==> flow/design.v <==
module aib_bert_chk #(
parameter [0:0] BERT_BUF_MODE_EN = 1   
)
(
input            clk,                   
input            rstn,                  
input            rx_rst_pulse,          
input            rx_start_pulse,        
input            seed_in_en,            
input      [1:0] rx_sft_nb,             
input      [7:0]   rx_bert_data_in,     
input      [2:0]   rx_ptrn_sel,         
output reg [127:0] rx_bert_data_ff,     
output reg         rbert_running_ff,    
output reg [15:0]  rbert_biterr_cnt_ff  
);
localparam [1:0] NBIT1 = 2'b00;  
localparam [1:0] NBIT2 = 2'b01;  
localparam [1:0] NBIT4 = 2'b10;  
localparam [1:0] NBIT8 = 2'b11;  
localparam [2:0] PRBS7   = 3'b000;  
localparam [2:0] PRBS15  = 3'b001;  
localparam [2:0] PRBS23  = 3'b010;  
localparam [2:0] PRBS31  = 3'b011;  
localparam [2:0] PTRN127 = 3'b100;  
localparam [2:0] PTRN128 = 3'b101;  
integer i;  
reg  [127:0] lfsr_buf_ff;       
reg  [127:0] seed_data_in;      
reg  [127:0] lfsr_buf_next;     
reg  [  7:0] bit_err;           
reg  [  3:0] rxbert_inc_val;    
reg          co2_nc;            
wire [15:0] rbert_biterr_cnt_in;  
wire [15:0] rbert_biterr_nxt;     
wire        co1_cnt;              
wire [7:0] lfsr7_sft1;  
wire [7:0] lfsr7_sft2;  
wire [7:0] lfsr7_sft3;  
wire [7:0] lfsr7_sft4;  
wire [7:0] lfsr7_sft5;  
wire [7:0] lfsr7_sft6;  
wire [7:0] lfsr7_sft7;  
wire [7:0] lfsr7_sft8;  
wire [14:0] lfsr15_sft1;  
wire [14:0] lfsr15_sft2;  
wire [14:0] lfsr15_sft3;  
wire [14:0] lfsr15_sft4;  
wire [14:0] lfsr15_sft5;  
wire [14:0] lfsr15_sft6;  
wire [14:0] lfsr15_sft7;  
wire [14:0] lfsr15_sft8;  
wire [22:0] lfsr23_sft1;  
wire [22:0] lfsr23_sft2;  
wire [22:0] lfsr23_sft3;  
wire [22:0] lfsr23_sft4;  
wire [22:0] lfsr23_sft5;  
wire [22:0] lfsr23_sft6;  
wire [22:0] lfsr23_sft7;  
wire [22:0] lfsr23_sft8;  
wire [30:0] lfsr31_sft1;  
wire [30:0] lfsr31_sft2;  
wire [30:0] lfsr31_sft3;  
wire [30:0] lfsr31_sft4;  
wire [30:0] lfsr31_sft5;  
wire [30:0] lfsr31_sft6;  
wire [30:0] lfsr31_sft7;  
wire [30:0] lfsr31_sft8;  
always @(posedge clk or negedge rstn)
  begin: rbert_running_register
    if(!rstn)  
      begin
        rbert_running_ff <= 1'h0;
      end
    else if(rx_rst_pulse)
      begin
        rbert_running_ff <= 1'h0;
      end
    else if(rx_start_pulse)
      begin
        rbert_running_ff <= 1'b1;
      end
  end  
always @(*)
  begin: seed_data_in_logic
    case(rx_sft_nb[1:0])
      NBIT1:  
        begin
          seed_data_in[127:0] = {rx_bert_data_in[0],
                                 lfsr_buf_ff[127:1]};
        end
      NBIT2:  
        begin
          seed_data_in[127:0] = {rx_bert_data_in[1:0],
                                 lfsr_buf_ff[127:2]};
        end
      NBIT4:  
        begin
          seed_data_in[127:0] = {rx_bert_data_in[3:0],
                                 lfsr_buf_ff[127:4]};
        end
      NBIT8:  
        begin
          seed_data_in[127:0] = {rx_bert_data_in[7:0],
                                 lfsr_buf_ff[127:8]};
        end
    endcase
  end  
assign lfsr7_sft1[7:0] = {(lfsr_buf_ff[121] ^ lfsr_buf_ff[122]),
                           lfsr_buf_ff[127:121]};
assign lfsr7_sft2[7:0] = {(lfsr7_sft1[1] ^ lfsr7_sft1[2]),lfsr7_sft1[7:1]};
assign lfsr7_sft3[7:0] = {(lfsr7_sft2[1] ^ lfsr7_sft2[2]),lfsr7_sft2[7:1]};
assign lfsr7_sft4[7:0] = {(lfsr7_sft3[1] ^ lfsr7_sft3[2]),lfsr7_sft3[7:1]};
assign lfsr7_sft5[7:0] = {(lfsr7_sft4[1] ^ lfsr7_sft4[2]),lfsr7_sft4[7:1]};
assign lfsr7_sft6[7:0] = {(lfsr7_sft5[1] ^ lfsr7_sft5[2]),lfsr7_sft5[7:1]};
assign lfsr7_sft7[7:0] = {(lfsr7_sft6[1] ^ lfsr7_sft6[2]),lfsr7_sft6[7:1]};
assign lfsr7_sft8[7:0] = {(lfsr7_sft7[1] ^ lfsr7_sft7[2]),lfsr7_sft7[7:1]};
assign lfsr15_sft1[14:0] = {(lfsr_buf_ff[113] ^ lfsr_buf_ff[114]),
                             lfsr_buf_ff[127:114]};
assign lfsr15_sft2[14:0] = {(lfsr15_sft1[0] ^ lfsr15_sft1[1]),lfsr15_sft1[14:1]};
assign lfsr15_sft3[14:0] = {(lfsr15_sft2[0] ^ lfsr15_sft2[1]),lfsr15_sft2[14:1]};
assign lfsr15_sft4[14:0] = {(lfsr15_sft3[0] ^ lfsr15_sft3[1]),lfsr15_sft3[14:1]};
assign lfsr15_sft5[14:0] = {(lfsr15_sft4[0] ^ lfsr15_sft4[1]),lfsr15_sft4[14:1]};
assign lfsr15_sft6[14:0] = {(lfsr15_sft5[0] ^ lfsr15_sft5[1]),lfsr15_sft5[14:1]};
assign lfsr15_sft7[14:0] = {(lfsr15_sft6[0] ^ lfsr15_sft6[1]),lfsr15_sft6[14:1]};
assign lfsr15_sft8[14:0] = {(lfsr15_sft7[0] ^ lfsr15_sft7[1]),lfsr15_sft7[14:1]};
assign lfsr23_sft1[22:0] = {(lfsr_buf_ff[105] ^ lfsr_buf_ff[110]),
                             lfsr_buf_ff[127:106]};
assign lfsr23_sft2[22:0] = {(lfsr23_sft1[0] ^ lfsr23_sft1[5]),lfsr23_sft1[22:1]};
assign lfsr23_sft3[22:0] = {(lfsr23_sft2[0] ^ lfsr23_sft2[5]),lfsr23_sft2[22:1]};
assign lfsr23_sft4[22:0] = {(lfsr23_sft3[0] ^ lfsr23_sft3[5]),lfsr23_sft3[22:1]};
assign lfsr23_sft5[22:0] = {(lfsr23_sft4[0] ^ lfsr23_sft4[5]),lfsr23_sft4[22:1]};
assign lfsr23_sft6[22:0] = {(lfsr23_sft5[0] ^ lfsr23_sft5[5]),lfsr23_sft5[22:1]};
assign lfsr23_sft7[22:0] = {(lfsr23_sft6[0] ^ lfsr23_sft6[5]),lfsr23_sft6[22:1]};
assign lfsr23_sft8[22:0] = {(lfsr23_sft7[0] ^ lfsr23_sft7[5]),lfsr23_sft7[22:1]};
assign lfsr31_sft1[30:0] = {(lfsr_buf_ff[97] ^ lfsr_buf_ff[100]),
                             lfsr_buf_ff[127:98]};
assign lfsr31_sft2[30:0] = {(lfsr31_sft1[0] ^ lfsr31_sft1[3]),lfsr31_sft1[30:1]};
assign lfsr31_sft3[30:0] = {(lfsr31_sft2[0] ^ lfsr31_sft2[3]),lfsr31_sft2[30:1]};
assign lfsr31_sft4[30:0] = {(lfsr31_sft3[0] ^ lfsr31_sft3[3]),lfsr31_sft3[30:1]};
assign lfsr31_sft5[30:0] = {(lfsr31_sft4[0] ^ lfsr31_sft4[3]),lfsr31_sft4[30:1]};
assign lfsr31_sft6[30:0] = {(lfsr31_sft5[0] ^ lfsr31_sft5[3]),lfsr31_sft5[30:1]};
assign lfsr31_sft7[30:0] = {(lfsr31_sft6[0] ^ lfsr31_sft6[3]),lfsr31_sft6[30:1]};
assign lfsr31_sft8[30:0] = {(lfsr31_sft7[0] ^ lfsr31_sft7[3]),lfsr31_sft7[30:1]};
always @(*)
  begin: lfsr_buf_next_logic
    lfsr_buf_next[127:0] = lfsr_buf_ff[127:0];
    case(rx_ptrn_sel[2:0])
      PRBS7:  
        begin
          case(rx_sft_nb[1:0])
            NBIT1:  
              begin
                lfsr_buf_next[127:120] = lfsr7_sft1[7:0];
              end
            NBIT2:  
              begin
                lfsr_buf_next[127:120] = lfsr7_sft2[7:0];
              end
            NBIT4:  
              begin
                lfsr_buf_next[127:120] = lfsr7_sft4[7:0];
              end
            NBIT8:  
              begin
                lfsr_buf_next[127:120] = lfsr7_sft8[7:0];
              end
          endcase
        end
      PRBS15:  
        begin
          case(rx_sft_nb[1:0])
            NBIT1:  
              begin
                lfsr_buf_next[127:113] = lfsr15_sft1[14:0];
              end
            NBIT2:  
              begin
                lfsr_buf_next[127:113] = lfsr15_sft2[14:0];
              end
            NBIT4:  
              begin
                lfsr_buf_next[127:113] = lfsr15_sft4[14:0];
              end
            NBIT8:  
              begin
                lfsr_buf_next[127:113] = lfsr15_sft8[14:0];
              end
          endcase
        end
      PRBS23:  
        begin
          case(rx_sft_nb[1:0])
            NBIT1:  
              begin
                lfsr_buf_next[127:105] = lfsr23_sft1[22:0];
              end
            NBIT2:  
              begin
                lfsr_buf_next[127:105] = lfsr23_sft2[22:0];
              end
            NBIT4:  
              begin
                lfsr_buf_next[127:105] = lfsr23_sft4[22:0];
              end
            NBIT8:  
              begin
                lfsr_buf_next[127:105] = lfsr23_sft8[22:0];
              end
          endcase
        end 
      PRBS31:   
        begin
          case(rx_sft_nb[1:0])
            NBIT1:  
              begin
                lfsr_buf_next[127:97] = lfsr31_sft1[30:0];
              end
            NBIT2:  
              begin
                lfsr_buf_next[127:97] = lfsr31_sft2[30:0];
              end
            NBIT4:  
              begin
                lfsr_buf_next[127:97] = lfsr31_sft4[30:0];
              end
            NBIT8:  
              begin
                lfsr_buf_next[127:97] = lfsr31_sft8[30:0];
              end
          endcase
        end
      PTRN127:  
        begin
          case(rx_sft_nb[1:0])
            NBIT1:  
              begin
                lfsr_buf_next[127:1] = { lfsr_buf_ff[1],
                                         lfsr_buf_ff[127:2]  };
              end
            NBIT2:  
              begin
                lfsr_buf_next[127:1] = { lfsr_buf_ff[2:1],
                                         lfsr_buf_ff[127:3] };
              end
            NBIT4:  
              begin
                lfsr_buf_next[127:1] = { lfsr_buf_ff[4:1],
                                         lfsr_buf_ff[127:5] };
              end
            NBIT8:  
              begin
                lfsr_buf_next[127:1] = { lfsr_buf_ff[8:1],
                                         lfsr_buf_ff[127:9] };
              end
          endcase
        end
      PTRN128:  
        begin
          case(rx_sft_nb[1:0])
            NBIT1:  
              begin
                lfsr_buf_next[127:0] = { lfsr_buf_ff[0],
                                         lfsr_buf_ff[127:1]  };
              end
            NBIT2:  
              begin
                lfsr_buf_next[127:0] = { lfsr_buf_ff[1:0],
                                         lfsr_buf_ff[127:2] };
              end
            NBIT4:  
              begin
                lfsr_buf_next[127:0] = { lfsr_buf_ff[3:0],
                                         lfsr_buf_ff[127:4] };
              end
            NBIT8:  
              begin
                lfsr_buf_next[127:0] = { lfsr_buf_ff[7:0],
                                         lfsr_buf_ff[127:8] };
              end
          endcase
        end
      default:  
        begin
          lfsr_buf_next[127:0] = lfsr_buf_ff[127:0];
        end
    endcase
  end  
always @(posedge clk or negedge rstn)
  begin: lfsr_buf_register
    if(!rstn)  
      begin
        lfsr_buf_ff[127:0] <= 128'h0000_0000_0000_0000_0000_0000_0000_0000;
      end
    else if(rx_rst_pulse)
      begin
        lfsr_buf_ff[127:0] <= 128'h0000_0000_0000_0000_0000_0000_0000_0000;
      end
    else if(rbert_running_ff  | rx_start_pulse)
      begin
        lfsr_buf_ff[127:0] <= lfsr_buf_next[127:0] &
                              {31'h7fff_ffff,{97{BERT_BUF_MODE_EN}}};
      end
    else if(seed_in_en)
      begin
        lfsr_buf_ff[127:0] <= seed_data_in[127:0] &
                              {31'h7fff_ffff,{97{BERT_BUF_MODE_EN}}};
      end
  end  
always @(posedge clk or negedge rstn)
  begin: rx_bert_data_register
    if(!rstn)  
      begin
        rx_bert_data_ff[127:0] <= 128'h0000_0000_0000_0000_0000_0000_0000_0000;
      end
    else if(rx_rst_pulse)
      begin
        rx_bert_data_ff[127:0] <= 128'h0000_0000_0000_0000_0000_0000_0000_0000;
      end
    else if(rbert_running_ff  | rx_start_pulse)
      begin
        rx_bert_data_ff[127:0] <= seed_data_in[127:0];
      end
  end  
always @(*)
  begin: bit_err_logic
    bit_err[7:0]     = 8'b00;
    case(rx_sft_nb[1:0])
      NBIT1:  
        begin
          if(rbert_running_ff)
            bit_err[0] = lfsr_buf_ff[127] ^ rx_bert_data_ff[127];
        end
      NBIT2:  
        begin
          if(rbert_running_ff)
            bit_err[1:0] = lfsr_buf_ff[127:126] ^ rx_bert_data_ff[127:126];
        end
      NBIT4:  
        begin
          if(rbert_running_ff)
            bit_err[3:0] = lfsr_buf_ff[127:124] ^ rx_bert_data_ff[127:124];
        end
      NBIT8:  
        begin
          if(rbert_running_ff)
            bit_err[7:0] = lfsr_buf_ff[127:120] ^ rx_bert_data_ff[127:120];
        end
    endcase
  end  
always @(*)
  begin: rxbert_inc_val_logic
    rxbert_inc_val[3:0] = 4'h0;
    for(i=0;i<8;i=i+1)
      begin
        rxbert_inc_val[3:0] = rxbert_inc_val[3:0] + {3'h0,bit_err[i]};
      end
  end  
assign {co1_cnt,rbert_biterr_nxt[15:0]}  = rbert_biterr_cnt_ff[15:0] +
                                          {12'h0,rxbert_inc_val[3:0]};
assign rbert_biterr_cnt_in[15:0] = co1_cnt ? 16'hffff : rbert_biterr_nxt[15:0];
always @(posedge clk or negedge rstn)
  begin: rbert_biterr_cnt_register
    if(!rstn)  
      begin
        rbert_biterr_cnt_ff[15:0] <= {16{1'b0}};
      end
    else if(rx_rst_pulse)
      begin
        rbert_biterr_cnt_ff[15:0] <= {16{1'b0}};
      end
    else if(rbert_running_ff)
      begin
        rbert_biterr_cnt_ff[15:0] <= rbert_biterr_cnt_in[15:0];
      end
  end  
endmodule  
module aib_rx_bert #(
parameter [0:0] BERT_BUF_MODE_EN = 1   
)
(
input         clk,               
input         rstn,              
input [  3:0] rx_rst_pulse,      
input [  3:0] rx_start_pulse,    
input [  3:0] seed_in_en,        
input [  5:0] chk3_lane_sel_ff,  
input [  5:0] chk2_lane_sel_ff,  
input [  5:0] chk1_lane_sel_ff,  
input [  5:0] chk0_lane_sel_ff,  
input [  2:0] chk3_ptrn_sel_ff,  
input [  2:0] chk2_ptrn_sel_ff,  
input [  2:0] chk1_ptrn_sel_ff,  
input [  2:0] chk0_ptrn_sel_ff,  
input [319:0] rx_bert_data_i,    
input         sdr_mode,          
input   [1:0] r_fifo_mode,       
input         m_gen2_mode,       
output reg [ 48:0] rbert_bit_cnt_ff,  
output     [ 15:0] biterr_cnt_chk3,   
output     [ 15:0] biterr_cnt_chk2,   
output     [ 15:0] biterr_cnt_chk1,   
output     [ 15:0] biterr_cnt_chk0,   
output     [127:0] rx_bert3_data,     
output     [127:0] rx_bert2_data,     
output     [127:0] rx_bert1_data,     
output     [127:0] rx_bert0_data,     
output     [  3:0] rbert_running_ff   
);
localparam   FIFO_1X   = 2'b00;        
localparam   FIFO_2X   = 2'b01;        
localparam   FIFO_4X   = 2'b10;        
localparam [1:0] NBIT1 = 2'b00;  
localparam [1:0] NBIT2 = 2'b01;  
localparam [1:0] NBIT4 = 2'b10;  
localparam [1:0] NBIT8 = 2'b11;  
integer i;  
reg [39:0][7:0] rx_bert_lanes;    
reg [ 1:0] rx_sft_nb;             
reg [ 7:0] rx_bert_data_chk0_ff;   
reg [ 7:0] rx_bert_data_chk1_ff;   
reg [ 7:0] rx_bert_data_chk2_ff;   
reg [ 7:0] rx_bert_data_chk3_ff;   
reg [48:0] rbert_bit_cnt_in;
reg        co1_nc;
wire [7:0] rx_bert_data_chk0;    
wire [7:0] rx_bert_data_chk1;    
wire [7:0] rx_bert_data_chk2;    
wire [7:0] rx_bert_data_chk3;    
always @(*)
  begin: rx_sft_nb_logic
    case(r_fifo_mode)
      FIFO_1X:  
        begin
          if(sdr_mode)
            rx_sft_nb[1:0] = 2'b00;  
          else
            rx_sft_nb[1:0] = 2'b01;  
        end
      FIFO_2X:  
        begin
          if(sdr_mode)
            rx_sft_nb[1:0] = 2'b01;  
          else
            rx_sft_nb[1:0] = 2'b10;  
        end
      FIFO_4X:  
        begin
          if(sdr_mode)
            rx_sft_nb[1:0] = 2'b10;  
          else
            rx_sft_nb[1:0] = 2'b11;  
        end
      default:  
        begin
          if(sdr_mode)
            rx_sft_nb[1:0] = 2'b00;  
          else
            rx_sft_nb[1:0] = 2'b01;  
        end
    endcase
  end  
always @(*)
  begin: rx_bert_lanes_logic
    if(m_gen2_mode)  
      begin: rx_bert_lanes_gen2
        for(i=0;i<40;i=i+1)
          begin
            rx_bert_lanes[i] = { rx_bert_data_i[(2*i)+241],
                                 rx_bert_data_i[(2*i)+240],
                                 rx_bert_data_i[(2*i)+161],
                                 rx_bert_data_i[(2*i)+160],
                                 rx_bert_data_i[(2*i)+81],
                                 rx_bert_data_i[(2*i)+80],
                                 rx_bert_data_i[(2*i)+1],
                                 rx_bert_data_i[2*i] };
          end
      end  
    else  
      begin: rx_bert_lanes_gen1
        for(i=0;i<20;i=i+1)
          begin
            if(sdr_mode)  
              begin
                rx_bert_lanes[i] = { rx_bert_data_i[(2*i)+241],  
                                     rx_bert_data_i[(2*i)+240],  
                                     rx_bert_data_i[(2*i)+161],  
                                     rx_bert_data_i[(2*i)+160],  
                                     rx_bert_data_i[(2*i)+81],   
                                     rx_bert_data_i[(2*i)+80],   
                                     rx_bert_data_i[(2*i)+40],
                                     rx_bert_data_i[2*i] };
              end  
            else  
              begin
                rx_bert_lanes[i] = { rx_bert_data_i[(2*i)+241],  
                                     rx_bert_data_i[(2*i)+240],  
                                     rx_bert_data_i[(2*i)+161],  
                                     rx_bert_data_i[(2*i)+160],  
                                     rx_bert_data_i[(2*i)+41],
                                     rx_bert_data_i[(2*i)+40],
                                     rx_bert_data_i[(2*i)+1],
                                     rx_bert_data_i[2*i] };
              end  
          end
        for(i=20;i<40;i=i+1)
          begin
            rx_bert_lanes[i] = { rx_bert_data_i[(2*i)+241],  
                                 rx_bert_data_i[(2*i)+240],  
                                 rx_bert_data_i[(2*i)+161],  
                                 rx_bert_data_i[(2*i)+160],  
                                 rx_bert_data_i[(2*i)+81],   
                                 rx_bert_data_i[(2*i)+80],   
                                 rx_bert_data_i[(2*i)+1],    
                                 rx_bert_data_i[2*i] };      
          end
      end  
  end  
assign rx_bert_data_chk0[7:0] = (chk0_lane_sel_ff[5:0] < 6'd40)      ?
                                 rx_bert_lanes[chk0_lane_sel_ff[5:0] ] :
                                 8'h00;
assign rx_bert_data_chk1[7:0] = (chk1_lane_sel_ff[5:0] < 6'd40)      ?
                                 rx_bert_lanes[chk1_lane_sel_ff[5:0]] :
                                 8'h00;
assign rx_bert_data_chk2[7:0] = (chk2_lane_sel_ff[5:0] < 6'd40)      ?
                                 rx_bert_lanes[chk2_lane_sel_ff[5:0]] :
                                 8'h00;
assign rx_bert_data_chk3[7:0] = (chk3_lane_sel_ff[5:0] < 6'd40)      ?
                                 rx_bert_lanes[chk3_lane_sel_ff[5:0]] :
                                 8'h00;
always @(posedge clk or negedge rstn)
  begin: rx_bert_data_register
    if(!rstn)
      begin
        rx_bert_data_chk0_ff[7:0] <= 8'h0;
        rx_bert_data_chk1_ff[7:0] <= 8'h0;
        rx_bert_data_chk2_ff[7:0] <= 8'h0;
        rx_bert_data_chk3_ff[7:0] <= 8'h0;
      end
    else
      begin
        rx_bert_data_chk0_ff[7:0] <= rx_bert_data_chk0[7:0];
        rx_bert_data_chk1_ff[7:0] <= rx_bert_data_chk1[7:0];
        rx_bert_data_chk2_ff[7:0] <= rx_bert_data_chk2[7:0];
        rx_bert_data_chk3_ff[7:0] <= rx_bert_data_chk3[7:0];
      end
  end  
always @(*)
  begin: rbert_bit_cnt_in_logic
    case(rx_sft_nb[1:0])
      NBIT1:  
        begin
          {co1_nc,rbert_bit_cnt_in[48:0]} = rbert_bit_cnt_ff[48:0] + 49'd1;
        end
      NBIT2:  
        begin
          {co1_nc,rbert_bit_cnt_in[48:0]} = rbert_bit_cnt_ff[48:0] + 49'd2;
        end
      NBIT4:  
        begin
          {co1_nc,rbert_bit_cnt_in[48:0]} = rbert_bit_cnt_ff[48:0] + 49'd4;
        end
      NBIT8:  
        begin
          {co1_nc,rbert_bit_cnt_in[48:0]} = rbert_bit_cnt_ff[48:0] + 49'd8;
        end
    endcase
  end  
always @(posedge clk or negedge rstn)
  begin: rbert_bit_cnt_register
    if(!rstn)  
      begin
        rbert_bit_cnt_ff[48:0] <= {49{1'b0}};
      end
    else if(rx_rst_pulse[3:0] != 4'h0)
      begin
        rbert_bit_cnt_ff[48:0] <= {49{1'b0}};
      end
    else if(rbert_running_ff[3:0] != 4'h0)
      begin
        rbert_bit_cnt_ff[48:0] <= rbert_bit_cnt_in[48:0];
      end
  end  
aib_bert_chk #(.BERT_BUF_MODE_EN (BERT_BUF_MODE_EN))
aib_bert_chk0(
.clk             (clk),            
.rstn            (rstn),           
.rx_rst_pulse    (rx_rst_pulse[0]),   
.rx_start_pulse  (rx_start_pulse[0]), 
.seed_in_en      (seed_in_en[0]),     
.rx_sft_nb       (rx_sft_nb[1:0]), 
.rx_bert_data_in (rx_bert_data_chk0_ff[7:0]),  
.rx_ptrn_sel     (chk0_ptrn_sel_ff[2:0]),      
.rx_bert_data_ff     (rx_bert0_data[127:0]), 
.rbert_running_ff    (rbert_running_ff[0]),     
.rbert_biterr_cnt_ff (biterr_cnt_chk0[15:0])
);
aib_bert_chk #(.BERT_BUF_MODE_EN (BERT_BUF_MODE_EN))
aib_bert_chk1(
.clk             (clk),            
.rstn            (rstn),           
.rx_rst_pulse    (rx_rst_pulse[1]),   
.rx_start_pulse  (rx_start_pulse[1]), 
.seed_in_en      (seed_in_en[1]),     
.rx_sft_nb       (rx_sft_nb[1:0]), 
.rx_bert_data_in (rx_bert_data_chk1_ff[7:0]),  
.rx_ptrn_sel     (chk1_ptrn_sel_ff[2:0]),      
.rx_bert_data_ff     (rx_bert1_data[127:0]), 
.rbert_running_ff    (rbert_running_ff[1]),     
.rbert_biterr_cnt_ff (biterr_cnt_chk1[15:0])
);
aib_bert_chk #(.BERT_BUF_MODE_EN (BERT_BUF_MODE_EN))
aib_bert_chk2(
.clk             (clk),            
.rstn            (rstn),           
.rx_rst_pulse    (rx_rst_pulse[2]),   
.rx_start_pulse  (rx_start_pulse[2]), 
.seed_in_en      (seed_in_en[2]),     
.rx_sft_nb       (rx_sft_nb[1:0]), 
.rx_bert_data_in (rx_bert_data_chk2_ff[7:0]),  
.rx_ptrn_sel     (chk2_ptrn_sel_ff[2:0]),      
.rx_bert_data_ff     (rx_bert2_data[127:0]), 
.rbert_running_ff    (rbert_running_ff[2]),     
.rbert_biterr_cnt_ff (biterr_cnt_chk2[15:0])
);
aib_bert_chk #(.BERT_BUF_MODE_EN (BERT_BUF_MODE_EN))
aib_bert_chk3(
.clk             (clk),            
.rstn            (rstn),           
.rx_rst_pulse    (rx_rst_pulse[3]),   
.rx_start_pulse  (rx_start_pulse[3]), 
.seed_in_en      (seed_in_en[3]),     
.rx_sft_nb       (rx_sft_nb[1:0]), 
.rx_bert_data_in (rx_bert_data_chk3_ff[7:0]),  
.rx_ptrn_sel     (chk3_ptrn_sel_ff[2:0]),      
.rx_bert_data_ff     (rx_bert3_data[127:0]), 
.rbert_running_ff    (rbert_running_ff[3]),     
.rbert_biterr_cnt_ff (biterr_cnt_chk3[15:0])
);
endmodule  
# From RTL to reports: aib_rx_bert
# What the tools print for aib_rx_bert, step after step.
# Lines are those of the file above, counted from 1.
# The mark - stands for no value.
dict set report design {
  design {aib_rx_bert}
  clock_port {clk}
  library {sky130hd}
  corner {tt_025C_1v80}
}

# Elaborated design
# Counts by Yosys on the flattened word-level netlist (proc, flatten, opt, wreduce; memories kept). Register bits leave out memories and registers merged into their read ports (data or address). Print and check cells are left out.
dict set report bits {
  reg_bits 1173
  input_bits 374
  wordCells 507
}
dict set report op_classes {
  addsub 36
  compare 4
  eq_ne 49
  shift 4
  muxes 175
  n_logic 148
  reduce_logical 50
}
# op n
set op_table {}
lappend op_table {{128-bit case mux with 4-bit select} 8}
lappend op_table {{128-bit two-way mux} 20}
lappend op_table {{127-bit case mux with 4-bit select} 4}
lappend op_table {{320-bit by 10-bit variable part select with 8-bit output} 4}
lappend op_table {{96-bit case mux with 2-bit select} 4}
lappend op_table {{31-bit case mux with 4-bit select} 4}
lappend op_table {{23-bit case mux with 4-bit select} 4}
lappend op_table {{8-bit case mux with 4-bit select} 8}
lappend op_table {{15-bit case mux with 4-bit select} 4}
lappend op_table {{49-bit case mux with 4-bit select} 1}
lappend op_table {{16-bit two-way mux} 12}
lappend op_table {{8-bit case mux with 6-bit select} 4}
lappend op_table {{4-bit two-way mux} 44}
lappend op_table {{7-bit case mux with 5-bit select} 4}
lappend op_table {{1-bit XOR} 132}
lappend op_table {{49-bit two-way mux} 2}
lappend op_table {{4-bit by 1-bit adder with 4-bit output} 24}
lappend op_table {{8-bit case mux with 3-bit select} 4}
lappend op_table {{16-bit by 4-bit adder with 17-bit output} 4}
lappend op_table {{8-bit two-way mux} 8}
lappend op_table {{49-bit by 1-bit adder with 49-bit output (second input constant)} 1}
lappend op_table {{49-bit by 2-bit adder with 49-bit output (second input constant)} 1}
lappend op_table {{49-bit by 3-bit adder with 49-bit output (second input constant)} 1}
lappend op_table {{49-bit by 4-bit adder with 49-bit output (second input constant)} 1}
lappend op_table {{2-bit AND reduction} 24}
lappend op_table {{8-bit != test (second input constant)} 4}
lappend op_table {{8-bit XOR} 4}
lappend op_table {{4-bit case mux with 2-bit select} 4}
# Not listed: further kinds 27, cells in them 127.

# Depth
# Yosys ltp: most cells in a row. Word level: on the elaborated netlist, between registers, memories and ports. Mapped: between sequential cells and ports; inverters and the memories' decode and read muxes count.
dict set report depth {
  word_depth 15
  abc_area 0
  mapped_depth 30
  depth_no_buf 25
}

# Netlist
# Source: synth_stat.txt of the flow (Yosys; design flattened, memories mapped). It holds for the ABC_AREA given above (unset counts as 0); a run with the other value may have another netlist.
dict set report mapped {
  stdcells 7503
  synth_area_um2 78200.0
  seq_area_um2 29353.2
  ff_cells 1173
  buf_cells 803
}
# cell_type n type_area_um2
set types {}
lappend types {sky130_fd_sc_hd__dfrtp_1 1173 2.94E+04}
lappend types {sky130_fd_sc_hd__mux2_2 794 8.94E+03}
lappend types {sky130_fd_sc_hd__mux4_2 375 8445.6}
lappend types {sky130_fd_sc_hd__mux2i_1 533 5.34E+03}
lappend types {sky130_fd_sc_hd__a211oi_1 456 3.42E+03}
lappend types {sky130_fd_sc_hd__o22ai_1 487 3.05E+03}
lappend types {sky130_fd_sc_hd__nand2_1 776 2.91E+03}
lappend types {sky130_fd_sc_hd__clkbuf_1 507 1.9E+03}
lappend types {sky130_fd_sc_hd__nor2_1 343 1.29E+03}
lappend types {sky130_fd_sc_hd__o21ai_0 229 1.15E+03}
lappend types {sky130_fd_sc_hd__a21oi_1 212 1.06E+03}
lappend types {sky130_fd_sc_hd__xnor2_1 107 937.149}
lappend types {sky130_fd_sc_hd__buf_2 176 880.845}
lappend types {sky130_fd_sc_hd__xor2_1 88 770.739}
lappend types {sky130_fd_sc_hd__nor3_1 105 525.504}
lappend types {sky130_fd_sc_hd__nand3_1 95 475.456}
lappend types {sky130_fd_sc_hd__a31oi_1 73 456.688}
lappend types {sky130_fd_sc_hd__ha_1 34 425.408}
# Not listed: further types 79, cells in them 940.
# The figures by module come from a second, unflattened synthesis with its own total; it is not the netlist above.
dict set report unflattened {
  hier_cells 8012
  area_unflattened_um2 79945.4
}
# Rows give one instance, submodules left out.
# mod n_inst cells mod_area_um2 seq_area_um2
set by_module {}
lappend by_module {{aib_bert_chk (BERT_BUF_MODE_EN=1)} 4 1619 15792.6 6831.6}
lappend by_module {aib_rx_bert 1 1536 16774.8 2026.9}

# Timing after synthesis
# OpenSTA on the mapped netlist: ideal clock, no wires. The path of least setup slack (recovery checks aside). Input and output delay are each 20% of the period. Register names are those of the netlist, which keeps one name where synthesis merged equal registers.
dict set report synth_timing {
  kind {input-to-reg}
  from {input r_fifo_mode[0]}
  to {register aib_bert_chk2.rbert_biterr_cnt_ff[9]}
  clock_period_ns 7.5
  setup_time_ns 0.094
  t_first_pin_ns 1.500
  t_arrival_ns 7.595
  required_time_ns 7.406
  path_slack_ns -0.189
  delay_ns 6.189
  driving_pins 29
  synth_period_reached_ns 7.689
}
# "delay_ns" = arrival - input delay + setup time.
# "driving_pins": output pins that drive a net of the path, with the launching flip-flop's if there is one; two outputs of one cell count as two.
# "synth_period_reached_ns" = period - worst setup slack (recovery checks aside). The figure is calculated, with input and output delays left at 20% of the set period.
# The rows between start and end are the longest chain of elaborated cells between them; the timing report does not say that the signal goes this way. Where chains are equally long, one stands for them.
# Each line given opens the expression or statement behind the cell; cells for indexed reads and writes are added by Yosys, which also makes memories of some case tables.
# At most two assigning lines are given for a register; there are more.
dict set report synth_via {
  path_cell_list {sky130_fd_sc_hd__inv_1 > sky130_fd_sc_hd__ha_1 > sky130_fd_sc_hd__buf_2 > sky130_fd_sc_hd__inv_1 > sky130_fd_sc_hd__o21a_1 > sky130_fd_sc_hd__buf_2 > sky130_fd_sc_hd__buf_2 > sky130_fd_sc_hd__clkbuf_1 > sky130_fd_sc_hd__buf_2 > sky130_fd_sc_hd__a21oi_1 > sky130_fd_sc_hd__a221oi_1 > sky130_fd_sc_hd__nor2_1 > sky130_fd_sc_hd__ha_1 > sky130_fd_sc_hd__inv_1 > sky130_fd_sc_hd__fa_1 > sky130_fd_sc_hd__inv_1 > sky130_fd_sc_hd__fa_1 > sky130_fd_sc_hd__fa_1 > sky130_fd_sc_hd__inv_1 > sky130_fd_sc_hd__fa_1 > sky130_fd_sc_hd__fa_1 > sky130_fd_sc_hd__inv_1 > sky130_fd_sc_hd__a21oi_1 > sky130_fd_sc_hd__o21bai_1 > sky130_fd_sc_hd__or3b_2 > sky130_fd_sc_hd__clkbuf_1 > sky130_fd_sc_hd__o31ai_1 > sky130_fd_sc_hd__a21oi_1 > sky130_fd_sc_hd__a211oi_1}
  elab_chain_len 15
  cells_between 24
  classes_between {8 x add/sub; 5 x eq/ne; 8 x mux; 3 x reduce/logical}
}
# element line_no
set synth_lines {}
lappend synth_lines {{start, declared} 397} ;# input   [1:0] r_fifo_mode,
lappend synth_lines {{2-bit equality test} 432} ;# case(r_fifo_mode)
lappend synth_lines {{2-bit case mux with 2-bit select} 432}
lappend synth_lines {{2-bit equality test} 328} ;# case(rx_sft_nb[1:0])
lappend synth_lines {{1-bit case mux with 4-bit select} 328}
lappend synth_lines {{1-bit by 1-bit adder with 2-bit output} 356} ;# rxbert_inc_val[3:0] = rxbert_inc_val[3:0] + {3'h0,bit_err[i]};
lappend synth_lines {{4-bit by 1-bit adder with 4-bit output x6} 356}
lappend synth_lines {{16-bit by 4-bit adder with 17-bit output} 359} ;# assign {co1_cnt,rbert_biterr_nxt[15:0]}  = rbert_biterr_cnt_ff[15:0] +
lappend synth_lines {{16-bit two-way mux} 361} ;# assign rbert_biterr_cnt_in[15:0] = co1_cnt ? 16'hffff : rbert_biterr_nxt[15:0];
lappend synth_lines {{16-bit two-way mux} 372} ;# else if(rbert_running_ff)
lappend synth_lines {{16-bit two-way mux} 368} ;# else if(rx_rst_pulse)
lappend synth_lines {{end, assigned} 366} ;# rbert_biterr_cnt_ff[15:0] <= {16{1'b0}};
lappend synth_lines {{end, assigned} 374} ;# rbert_biterr_cnt_ff[15:0] <= rbert_biterr_cnt_in[15:0];
lappend synth_lines {{end, declared} 15} ;# output reg [15:0]  rbert_biterr_cnt_ff

# Timing after layout
# Path of least setup slack in the final report of run 1 (OpenROAD, finished layout, wires in). Where an end is a register, its clock arrival counts in the times.
dict set report layout_timing {
  kind {input-to-reg}
  from {input r_fifo_mode[1]}
  to {register aib_bert_chk1.rbert_biterr_cnt_ff[3]}
  clock_period_ns 4.85
  setup_time_ns 0.10
  t_first_pin_ns 0.97
  t_arrival_ns 6.08
  required_time_ns 5.54
  path_slack_ns -0.54
  driving_pins 24
}
# The rows between start and end are the longest chain of elaborated cells between them; the timing report does not say that the signal goes this way. Where chains are equally long, one stands for them.
# At most two assigning lines are given for a register; there are more.
dict set report layout_via {
  path_cell_list {sky130_fd_sc_hd__buf_12 > sky130_fd_sc_hd__ha_4 > sky130_fd_sc_hd__buf_12 > sky130_fd_sc_hd__buf_12 > sky130_fd_sc_hd__inv_8 > sky130_fd_sc_hd__o21a_4 > sky130_fd_sc_hd__o22ai_2 > sky130_fd_sc_hd__a31oi_1 > sky130_fd_sc_hd__nor2_1 > sky130_fd_sc_hd__ha_1 > sky130_fd_sc_hd__inv_2 > sky130_fd_sc_hd__fa_1 > sky130_fd_sc_hd__inv_2 > sky130_fd_sc_hd__fa_1 > sky130_fd_sc_hd__fa_2 > sky130_fd_sc_hd__inv_2 > sky130_fd_sc_hd__fa_1 > sky130_fd_sc_hd__fa_2 > sky130_fd_sc_hd__nor2b_1 > sky130_fd_sc_hd__o21ai_1 > sky130_fd_sc_hd__nand2b_1 > sky130_fd_sc_hd__or4b_4 > sky130_fd_sc_hd__buf_6 > sky130_fd_sc_hd__a311oi_2}
  elab_chain_len 15
  cells_between 24
  classes_between {8 x add/sub; 5 x eq/ne; 8 x mux; 3 x reduce/logical}
}
# element line_no
set layout_lines {}
lappend layout_lines {{start, declared} 397} ;# input   [1:0] r_fifo_mode,
lappend layout_lines {{2-bit equality test} 432} ;# case(r_fifo_mode)
lappend layout_lines {{2-bit case mux with 2-bit select} 432}
lappend layout_lines {{2-bit equality test} 328} ;# case(rx_sft_nb[1:0])
lappend layout_lines {{1-bit case mux with 4-bit select} 328}
lappend layout_lines {{1-bit by 1-bit adder with 2-bit output} 356} ;# rxbert_inc_val[3:0] = rxbert_inc_val[3:0] + {3'h0,bit_err[i]};
lappend layout_lines {{4-bit by 1-bit adder with 4-bit output x6} 356}
lappend layout_lines {{16-bit by 4-bit adder with 17-bit output} 359} ;# assign {co1_cnt,rbert_biterr_nxt[15:0]}  = rbert_biterr_cnt_ff[15:0] +
lappend layout_lines {{16-bit two-way mux} 361} ;# assign rbert_biterr_cnt_in[15:0] = co1_cnt ? 16'hffff : rbert_biterr_nxt[15:0];
lappend layout_lines {{16-bit two-way mux} 372} ;# else if(rbert_running_ff)
lappend layout_lines {{16-bit two-way mux} 368} ;# else if(rx_rst_pulse)
lappend layout_lines {{end, assigned} 366} ;# rbert_biterr_cnt_ff[15:0] <= {16{1'b0}};
lappend layout_lines {{end, assigned} 374} ;# rbert_biterr_cnt_ff[15:0] <= rbert_biterr_cnt_in[15:0];
lappend layout_lines {{end, declared} 15} ;# output reg [15:0]  rbert_biterr_cnt_ff

# Stored flow runs of aib_rx_bert (4 of them; Yosys, OpenROAD, sky130hd). They differ in their settings and are not a sequence. Constraints: input delay and output delay 20% of the set period each, output load 0.01 pF.
# "period_less_ws_ns" is the run's clock period less its worst setup slack. It is reckoned from that one timing run; input and output delays stay at 20% of the period that was set.
run="run 1" settings CTS_CLUSTER_DIAMETER=146 GPL_TIMING_DRIVEN=1 SETUP_SLACK_MARGIN=-0.37 TNS_END_PERCENT=25 period_ns=4.85 CAP_MARGIN=20 CORE_MARGIN=2 CORE_UTILIZATION=40 SLEW_MARGIN=20
run="run 1" results fin_ws_ns=-0.539 final_cell_area_um2=97486.0 design_die_area_um2=199054.0 final_util_pct=50.1 final_setup_tns_ns=-23.185 period_less_ws_ns=5.389 yosys.chip_area_um2=78200.0
run="run 2" settings SETUP_SLACK_MARGIN=-0.11 period_ns=7.03 CAP_MARGIN=20 CORE_MARGIN=2 CORE_UTILIZATION=40 SLEW_MARGIN=20
run="run 2" results fin_ws_ns=0.476 final_cell_area_um2=94909.8 design_die_area_um2=199054.0 final_util_pct=48.8 final_setup_tns_ns=0.000 period_less_ws_ns=6.554 yosys.chip_area_um2=78200.0
run="run 3" settings ABC_AREA=0 CAP_MARGIN=25 CELL_PAD_IN_SITES_DETAIL_PLACEMENT=0 CELL_PAD_IN_SITES_GLOBAL_PLACEMENT=1 CORE_MARGIN=4 CORE_UTILIZATION=38 CTS_CLUSTER_SIZE=50 GPL_ROUTABILITY_DRIVEN=1 GPL_TIMING_DRIVEN=1 HOLD_SLACK_MARGIN=0.28 MAX_ROUTING_LAYER="met5" MIN_ROUTING_LAYER="met1" PLACE_DENSITY_LB_ADDON=0.22 SETUP_SLACK_MARGIN=0.05 SLEW_MARGIN=40 TNS_END_PERCENT=55 period_ns=10.8
run="run 3" results fin_ws_ns=2.233 final_cell_area_um2=95069.9 design_die_area_um2=213111.0 final_util_pct=46.5 final_setup_tns_ns=0.000 period_less_ws_ns=8.567 yosys.chip_area_um2=78200.0
run="run 4" settings period_ns=7.03 CAP_MARGIN=20 CORE_MARGIN=2 CORE_UTILIZATION=40 SLEW_MARGIN=20
run="run 4" results fin_ws_ns=0.512 final_cell_area_um2=95348.9 design_die_area_um2=199054.0 final_util_pct=49.0 final_setup_tns_ns=0.000 period_less_ws_ns=6.518 yosys.chip_area_um2=78200.0
